==> flow/design.v <==
module cordic #(
    parameter data_width = 16,
    parameter iterations = 15
    )(
    input clk,
    input reset_n,
    input logic signed [data_width-1:0] angle,
    input logic signed [data_width-1:0] x_i,
    input logic signed [data_width-1:0] y_i,
    output logic signed [data_width-1:0] cos,
    output logic signed [data_width-1:0] sin,
    input valid_in,
    output logic valid_out
    );
    logic signed [data_width-1:0] atan_table [0:iterations-1];
    assign atan_table[0]  = 'd12867;   
    assign atan_table[1]  = 'd7596;    
    assign atan_table[2]  = 'd4013;    
    assign atan_table[3]  = 'd2037;    
    assign atan_table[4]  = 'd1021;    
    assign atan_table[5]  = 'd511;     
    assign atan_table[6]  = 'd256;     
    assign atan_table[7]  = 'd128;     
    assign atan_table[8]  = 'd64;      
    assign atan_table[9]  = 'd32;      
    assign atan_table[10] = 'd16;      
    assign atan_table[11] = 'd8;       
    assign atan_table[12] = 'd4;       
    assign atan_table[13] = 'd2;       
    assign atan_table[14] = 'd1;       
    logic signed [data_width-1:0] x [0:iterations], y [0:iterations], z [0:iterations];
    logic [$clog2(iterations)-1:0] iteration;
    logic valid_pipe [0:iterations];
    always_ff @(posedge clk or negedge reset_n) begin
        if (!reset_n) begin
            x[0] <= 0;
            y[0] <= 0;
            z[0] <= 0;
            valid_pipe[0] <= 0;
        end else if (valid_in) begin
            case (angle[15:14])
                2'b00: begin
                    x[0] <= x_i;
                    y[0] <= y_i;
                    z[0] <= angle;
                end
                2'b01: begin
                    x[0] <= -y_i;
                    y[0] <= x_i;
                    z[0] <= {2'b00, angle[13:0]};
                end
                2'b10: begin
                    x[0] <= -x_i;
                    y[0] <= -y_i;
                    z[0] <= {2'b11, angle[13:0]};
                end
                2'b11: begin
                    x[0] <= y_i;
                    y[0] <= -x_i;
                    z[0] <= -angle;
                end
            endcase
            valid_pipe[0] <= 1;
        end else begin
            valid_pipe[0] <= 0;
        end
    end
    genvar i;
    generate
        for (i = 0; i < iterations; i = i + 1) begin : cordic_pipeline
            always_ff @(posedge clk or negedge reset_n) begin
                if (!reset_n) begin
                    x[i+1] <= 0;
                    y[i+1] <= 0;
                    z[i+1] <= 0;
                    valid_pipe[i+1] <= 0;
                end else if (valid_pipe[i]) begin
                    if (z[i] < 0) begin
                        x[i+1] <= x[i] + (y[i] >>> i);
                        y[i+1] <= y[i] - (x[i] >>> i);
                        z[i+1] <= z[i] + atan_table[i];
                    end else begin
                        x[i+1] <= x[i] - (y[i] >>> i);
                        y[i+1] <= y[i] + (x[i] >>> i);
                        z[i+1] <= z[i] - atan_table[i];
                    end
                    valid_pipe[i+1] <= 1;
                end else begin
                    valid_pipe[i+1] <= 0;
                end
            end
        end
    endgenerate
    assign cos = x[iterations];
    assign sin = y[iterations];
    assign valid_out = valid_pipe[iterations];
endmodule
# From RTL to reports: cordic

Module cordic before and after one edit of its RTL, step after step.
Lines under "original" count in the file above, lines under "edited" in the edited file.
"difference" is "edited" less "original", of the values as shown; "rel. change" is that difference over "original", in percent.
Operators carry their Yosys type and port widths (W data, S select, Z words).
Library cell names are shortened.
The mark - stands for no value.

Top: cordic
Clock port: clk
Standard-cell library: sky130hd
Timing corner: tt_025C_1v80

# Edit of the RTL

The edit as a unified diff against the file above.
The edit is scripted: it alters the design's behaviour and was not made to optimise anything.

```diff
@@ -1,4 +1,4 @@
 module cordic #(
-    parameter data_width = 16,
+    parameter data_width = 32,
     parameter iterations = 15
     )(
```

# Word-level counts

Source: Yosys, flattened and elaborated. Widths are those after wreduce. Registers that Yosys merges into a memory's read port (data or address) are not register bits. Print and check cells do not count. Equal cells are merged and count once.

Storage and ports:

| element                     | original | edited | difference | rel. change (%) |
| flip-flop bits (word level) | 768      | 1520   | +752       | +97.92 |
| input port bits             | 51       | 99     | +48        | +94.12 |
| output and inout port bits  | 33       | 65     | +32        | +96.97 |
| elaborated cells            | 235      | 235    | 0          | 0.00 |

Operators by class:

| element                          | original | edited | difference | rel. change (%) |
| add/sub/neg operators            | 90       | 90     | 0          | 0.00 |
| order comparisons                | 15       | 15     | 0          | 0.00 |
| equality and inequality tests    | 3        | 3      | 0          | 0.00 |
| muxes and demuxes                | 63       | 63     | 0          | 0.00 |
| reductions and logical operators | 1        | 1      | 0          | 0.00 |

Operators by type and width:

| cell                     | original | edited | difference | rel. change (%) |
| $mux W16                 | 44       | 0      | -44        | -100.00 |
| $mux W32                 | 0        | 44     | +44        | - |
| $lt A16 B1 Y1 const B    | 15       | 0      | -15        | -100.00 |
| $lt A32 B1 Y1 const B    | 0        | 15     | +15        | - |
| $neg A16 Y16             | 3        | 0      | -3         | -100.00 |
| $pmux W16 S4             | 3        | 0      | -3         | -100.00 |
| $neg A32 Y32             | 0        | 3      | +3         | - |
| $pmux W32 S4             | 0        | 3      | +3         | - |
| $add A16 B10 Y16         | 2        | 0      | -2         | -100.00 |
| $add A16 B10 Y16 const B | 2        | 0      | -2         | -100.00 |
| $add A16 B11 Y16         | 2        | 0      | -2         | -100.00 |
| $add A16 B12 Y16         | 2        | 0      | -2         | -100.00 |
| $add A16 B13 Y16         | 2        | 0      | -2         | -100.00 |
| $add A16 B14 Y16         | 2        | 0      | -2         | -100.00 |
| $add A16 B15 Y16         | 2        | 0      | -2         | -100.00 |
| $add A16 B2 Y16          | 2        | 0      | -2         | -100.00 |
| $add A16 B3 Y16          | 2        | 0      | -2         | -100.00 |
| $add A16 B4 Y16          | 2        | 0      | -2         | -100.00 |
| $add A16 B5 Y16          | 2        | 0      | -2         | -100.00 |
| $add A16 B6 Y16          | 2        | 0      | -2         | -100.00 |
| $add A16 B7 Y16          | 2        | 0      | -2         | -100.00 |
| $add A16 B8 Y16          | 2        | 0      | -2         | -100.00 |
| $add A16 B9 Y16          | 2        | 0      | -2         | -100.00 |
| $sub A16 B10 Y16         | 2        | 0      | -2         | -100.00 |
| $sub A16 B10 Y16 const B | 2        | 0      | -2         | -100.00 |
| $sub A16 B11 Y16         | 2        | 0      | -2         | -100.00 |
| $sub A16 B12 Y16         | 2        | 0      | -2         | -100.00 |
| $sub A16 B13 Y16         | 2        | 0      | -2         | -100.00 |

Not every row of either side is listed.

# Depth

Depth = most cells in a row (Yosys ltp): at word level without a register or memory, in the mapped netlist without a sequential cell, where the memories' decode and read muxes count.

Logic depth:

| element                      | original | edited | difference | rel. change (%) |
| depth after elaboration      | 2        | 2      | 0          | 0.00 |
| ABC_AREA                     | 0        | 0      | -          | - |
| mapped depth                 | 16       | 22     | +6         | +37.50 |
| mapped depth without buffers | 16       | 21     | +5         | +31.25 |

# After synthesis

Source: synth_stat.txt of the flow (Yosys; design flattened, memories mapped). It holds for the ABC_AREA given above (unset counts as 0); a run with the other value may have another netlist.

Cell types:

| cell type | original | edited | difference | rel. change (%) |
| a21oi_1   | 654      | 1681   | +1027      | +157.03 |
| nor2_1    | 529      | 1299   | +770       | +145.56 |
| ha_1      | 711      | 1472   | +761       | +107.03 |
| dfrtp_1   | 744      | 1480   | +736       | +98.92 |
| xnor2_1   | 499      | 1226   | +727       | +145.69 |
| mux2_2    | 411      | 938    | +527       | +128.22 |
| nand2_1   | 372      | 883    | +511       | +137.37 |
| a21o_1    | 208      | 655    | +447       | +214.90 |
| o21ai_0   | 423      | 858    | +435       | +102.84 |
| xor2_1    | 230      | 584    | +354       | +153.91 |
| inv_1     | 350      | 604    | +254       | +72.57 |
| clkbuf_1  | 146      | 398    | +252       | +172.60 |
| nor3_1    | 129      | 334    | +205       | +158.91 |
| nand3_1   | 89       | 223    | +134       | +150.56 |
| o21bai_1  | 77       | 195    | +118       | +153.25 |
| nand2b_1  | 84       | 196    | +112       | +133.33 |
| a31oi_1   | 80       | 188    | +108       | +135.00 |
| nor2b_1   | 56       | 155    | +99        | +176.79 |

Not every row of either side is listed.

Mapped netlist:

| element                         | original | edited   | difference | rel. change (%) |
| standard cells after synthesis  | 6641     | 15485    | +8844      | +133.17 |
| chip area (Yosys) (um^2)        | 60919.7  | 135663.9 | +74744.2   | +122.69 |
| area of sequential cells (um^2) | 18617.9  | 37035.5  | +18417.6   | +98.92 |
| mapped flip-flops               | 744      | 1480     | +736       | +98.92 |
| buffers                         | 199      | 483      | +284       | +142.71 |

# Worst setup path after synthesis

OpenSTA on the mapped netlist: ideal clock, no wires. The path of least setup slack (recovery checks aside). Input and output delay are each 20% of the period. Register names are those of the netlist, which keeps one name where synthesis merged equal registers.

Timing path after synthesis:

| element                       | original             | edited               | difference | rel. change (%) |
| path type                     | register -> register | register -> register | -          | - |
| from                          | reg z[2][15]         | reg z[2][31]         | -          | - |
| to                            | reg y[3][13]         | reg z[3][31]         | -          | - |
| clock period (ns)             | 4.0                  | 4.0                  | 0.0        | 0.00 |
| library setup time (ns)       | 0.125                | 0.110                | -0.015     | - |
| time at the first pin (ns)    | 0.000                | 0.000                | 0.000      | - |
| data arrival time (ns)        | 3.248                | 4.663                | +1.415     | +43.57 |
| required time (ns)            | 3.875                | 3.890                | +0.015     | +0.39 |
| slack (ns)                    | 0.627                | -0.773               | -1.400     | - |
| path delay (ns)               | 3.373                | 4.773                | +1.400     | +41.51 |
| stages                        | 12                   | 15                   | +3         | +25.00 |
| path buffers                  | 2                    | 1                    | -1         | -50.00 |
| synthesis period reached (ns) | 3.373                | 4.773                | +1.400     | +41.51 |

"path delay" is the arrival time less input delay plus setup time.
"stages": output pins that drive a net of the path, with the launching flip-flop's if there is one; two outputs of one cell count as two.
"synthesis period reached" is the clock period less the worst setup slack; recovery checks do not enter. This is arithmetic on one report: input and output delays are still those of the set period (20% each).
The rows between start and end are the longest chain of elaborated cells between them; the timing report does not say that the signal goes this way. Where chains are equally long, one stands for them.
A line is the first line of the expression or statement that the cell stems from. Yosys adds cells for indexed reads and writes and turns some case tables into memories.
At most two assigning lines are given for a register; there are more.

On the way, after synthesis, original:
Cells stage by stage: dfrtp_1 clkbuf_1 clkbuf_1 mux2i_1 ha_1 nor2b_1 o31ai_1 a211oi_1 or3_1 a41oi_1 xnor2_1 mux2_2
Length of the longest elaborated chain: 2
Elaborated cells on any way between the ends: 2
RTL lines with such cells: 1
Those cells by class: 1 x compare; 1 x mux

Ends and longest elaborated chain, after synthesis, original:

| element            | line | RTL |
| start: declaration | 31   | `logic signed [data_width-1:0] x [0:iterations], y [0:iterations], z [0:iterations];` |
| start: assignment  | 81   | `z[i+1] <= z[i] + atan_table[i];` |
| start: assignment  | 85   | `z[i+1] <= z[i] - atan_table[i];` |
| $lt A16 B1 Y1      | 78   | `if (z[i] < 0) begin` |
| $mux W16           | 78   |  |
| end: assignment    | 80   | `y[i+1] <= y[i] - (x[i] >>> i);` |
| end: assignment    | 84   | `y[i+1] <= y[i] + (x[i] >>> i);` |
| end: declaration   | 31   |  |

On the way, after synthesis, edited:
Cells stage by stage: dfrtp_1 clkbuf_1 clkinv_1 ha_1 a21o_1 a21o_1 a2111oi_0 o31ai_1 a31oi_1 o221ai_1 a41o_1 or4_1 o2111a_1 o21a_1 o41ai_1
Length of the longest elaborated chain: 2
Elaborated cells on any way between the ends: 4
RTL lines with such cells: 3
Those cells by class: 2 x add/sub; 1 x compare; 1 x mux

Ends and longest elaborated chain, after synthesis, edited:

| element            | line | RTL |
| start: declaration | 31   | `logic signed [data_width-1:0] x [0:iterations], y [0:iterations], z [0:iterations];` |
| start: assignment  | 81   | `z[i+1] <= z[i] + atan_table[i];` |
| start: assignment  | 85   | `z[i+1] <= z[i] - atan_table[i];` |
| $sub A32 B13 Y32   | 85   |  |
| $mux W32           | 78   | `if (z[i] < 0) begin` |
| end: assignment    | 81   |  |
| end: assignment    | 85   |  |
| end: declaration   | 31   |  |

# Path in the finished layout

From the final timing report of the runs of pair A: the path of least setup slack in the routed layout; clock arrival at registers is part of the times.

Timing path after layout:

| element                    | original             | edited               | difference | rel. change (%) |
| path type                  | register -> register | register -> register | -          | - |
| from                       | reg z[1][15]         | reg x[1][3]          | -          | - |
| to                         | reg z[2][15]         | reg y[2][29]         | -          | - |
| clock period (ns)          | 3.8                  | 3.8                  | 0.0        | 0.00 |
| library setup time (ns)    | 0.20                 | 0.11                 | -0.09      | - |
| time at the first pin (ns) | 0.71                 | 0.90                 | +0.19      | +26.76 |
| data arrival time (ns)     | 4.14                 | 5.13                 | +0.99      | +23.91 |
| required time (ns)         | 4.29                 | 4.59                 | +0.30      | +6.99 |
| slack (ns)                 | 0.16                 | -0.54                | -0.70      | - |
| stages                     | 11                   | 20                   | +9         | +81.82 |
| path buffers               | 1                    | 1                    | 0          | 0.00 |

The rows between start and end are the longest chain of elaborated cells between them; the timing report does not say that the signal goes this way. Where chains are equally long, one stands for them.
At most two assigning lines are given for a register; there are more.

On the way, after layout, original:
Cells stage by stage: dfrtp_1 inv_1 buf_4 ha_1 a21oi_1 o21ai_0 a21o_1 a311oi_1 o21bai_1 and2_1 o21ai_0
Length of the longest elaborated chain: 2
Elaborated cells on any way between the ends: 4
RTL lines with such cells: 3
Those cells by class: 2 x add/sub; 1 x compare; 1 x mux

Ends and longest elaborated chain, after layout, original:

| element            | line | RTL |
| start: declaration | 31   | `logic signed [data_width-1:0] x [0:iterations], y [0:iterations], z [0:iterations];` |
| start: assignment  | 81   | `z[i+1] <= z[i] + atan_table[i];` |
| start: assignment  | 85   | `z[i+1] <= z[i] - atan_table[i];` |
| $sub A16 B14 Y16   | 85   |  |
| $mux W16           | 78   | `if (z[i] < 0) begin` |
| end: assignment    | 81   |  |
| end: assignment    | 85   |  |
| end: declaration   | 31   |  |

On the way, after layout, edited:
Cells stage by stage: dfrtp_1 or3_4 buf_4 nor2_2 nand2_2 or4_4 and2_4 xnor2_2 ha_2 a21o_1 a21o_1 a21o_1 a21oi_2 and3_4 o41ai_2 and2_4 a41o_4 a211oi_2 xnor2_1 mux2_2
Length of the longest elaborated chain: 2
Elaborated cells on any way between the ends: 3
RTL lines with such cells: 3
Those cells by class: 2 x add/sub; 1 x mux

Ends and longest elaborated chain, after layout, edited:

| element            | line | RTL |
| start: declaration | 31   | `logic signed [data_width-1:0] x [0:iterations], y [0:iterations], z [0:iterations];` |
| start: assignment  | 79   | `x[i+1] <= x[i] + (y[i] >>> i);` |
| start: assignment  | 83   | `x[i+1] <= x[i] - (y[i] >>> i);` |
| $add A32 B31 Y32   | 84   | `y[i+1] <= y[i] + (x[i] >>> i);` |
| $mux W32           | 78   | `if (z[i] < 0) begin` |
| end: assignment    | 80   | `y[i+1] <= y[i] - (x[i] >>> i);` |
| end: assignment    | 84   |  |
| end: declaration   | 31   |  |

# Measured runs

Both versions went through the flow (Yosys, OpenROAD) with the same settings in each pair. Constraints: input delay and output delay 20% of the set period each, output load 0.01 pF.

Flow settings, pair A:
CORE_UTILIZATION: 40
period_ns: 3.8
CAP_MARGIN: 20
CORE_MARGIN: 2
SLEW_MARGIN: 20

Results, pair A:

| element                                 | original | edited   | difference | rel. change (%) |
| chip area in the Yosys report (um^2)    | 60919.7  | 135663.9 | +74744.2   | +122.69 |
| area inside the die boundary (um^2)     | 155437.0 | 343836.0 | +188399.0  | +121.21 |
| standard-cell area after routing (um^2) | 67723.7  | 184728.0 | +117004.3  | +172.77 |
| final utilization (%)                   | 44.7     | 54.8     | +10.1      | - |
| worst setup slack after layout (ns)     | 0.156    | -0.538   | -0.694     | - |
| reached clock period (ns)               | 3.644    | 4.338    | +0.694     | +19.05 |

Flow settings, pair B:
CAP_MARGIN: 5
CELL_PAD_IN_SITES_DETAIL_PLACEMENT: 1
CORE_UTILIZATION: 17
MIN_ROUTING_LAYER: met2
PLACE_DENSITY_LB_ADDON: 0.07
period_ns: 5.59
CORE_MARGIN: 2
SLEW_MARGIN: 20

Results, pair B:

| element                                 | original | edited   | difference | rel. change (%) |
| chip area in the Yosys report (um^2)    | 60919.7  | 135663.9 | +74744.2   | +122.69 |
| area inside the die boundary (um^2)     | 363157.0 | 805183.0 | +442026.0  | +121.72 |
| standard-cell area after routing (um^2) | 71125.7  | 159753.0 | +88627.3   | +124.61 |
| final utilization (%)                   | 20.0     | 20.1     | +0.1       | - |
| worst setup slack after layout (ns)     | 1.494    | 0.411    | -1.083     | - |
| reached clock period (ns)               | 4.096    | 5.179    | +1.083     | +26.44 |

"reached clock period" = clock period - worst setup slack. The figure is calculated, with input and output delays left at 20% of the set period.
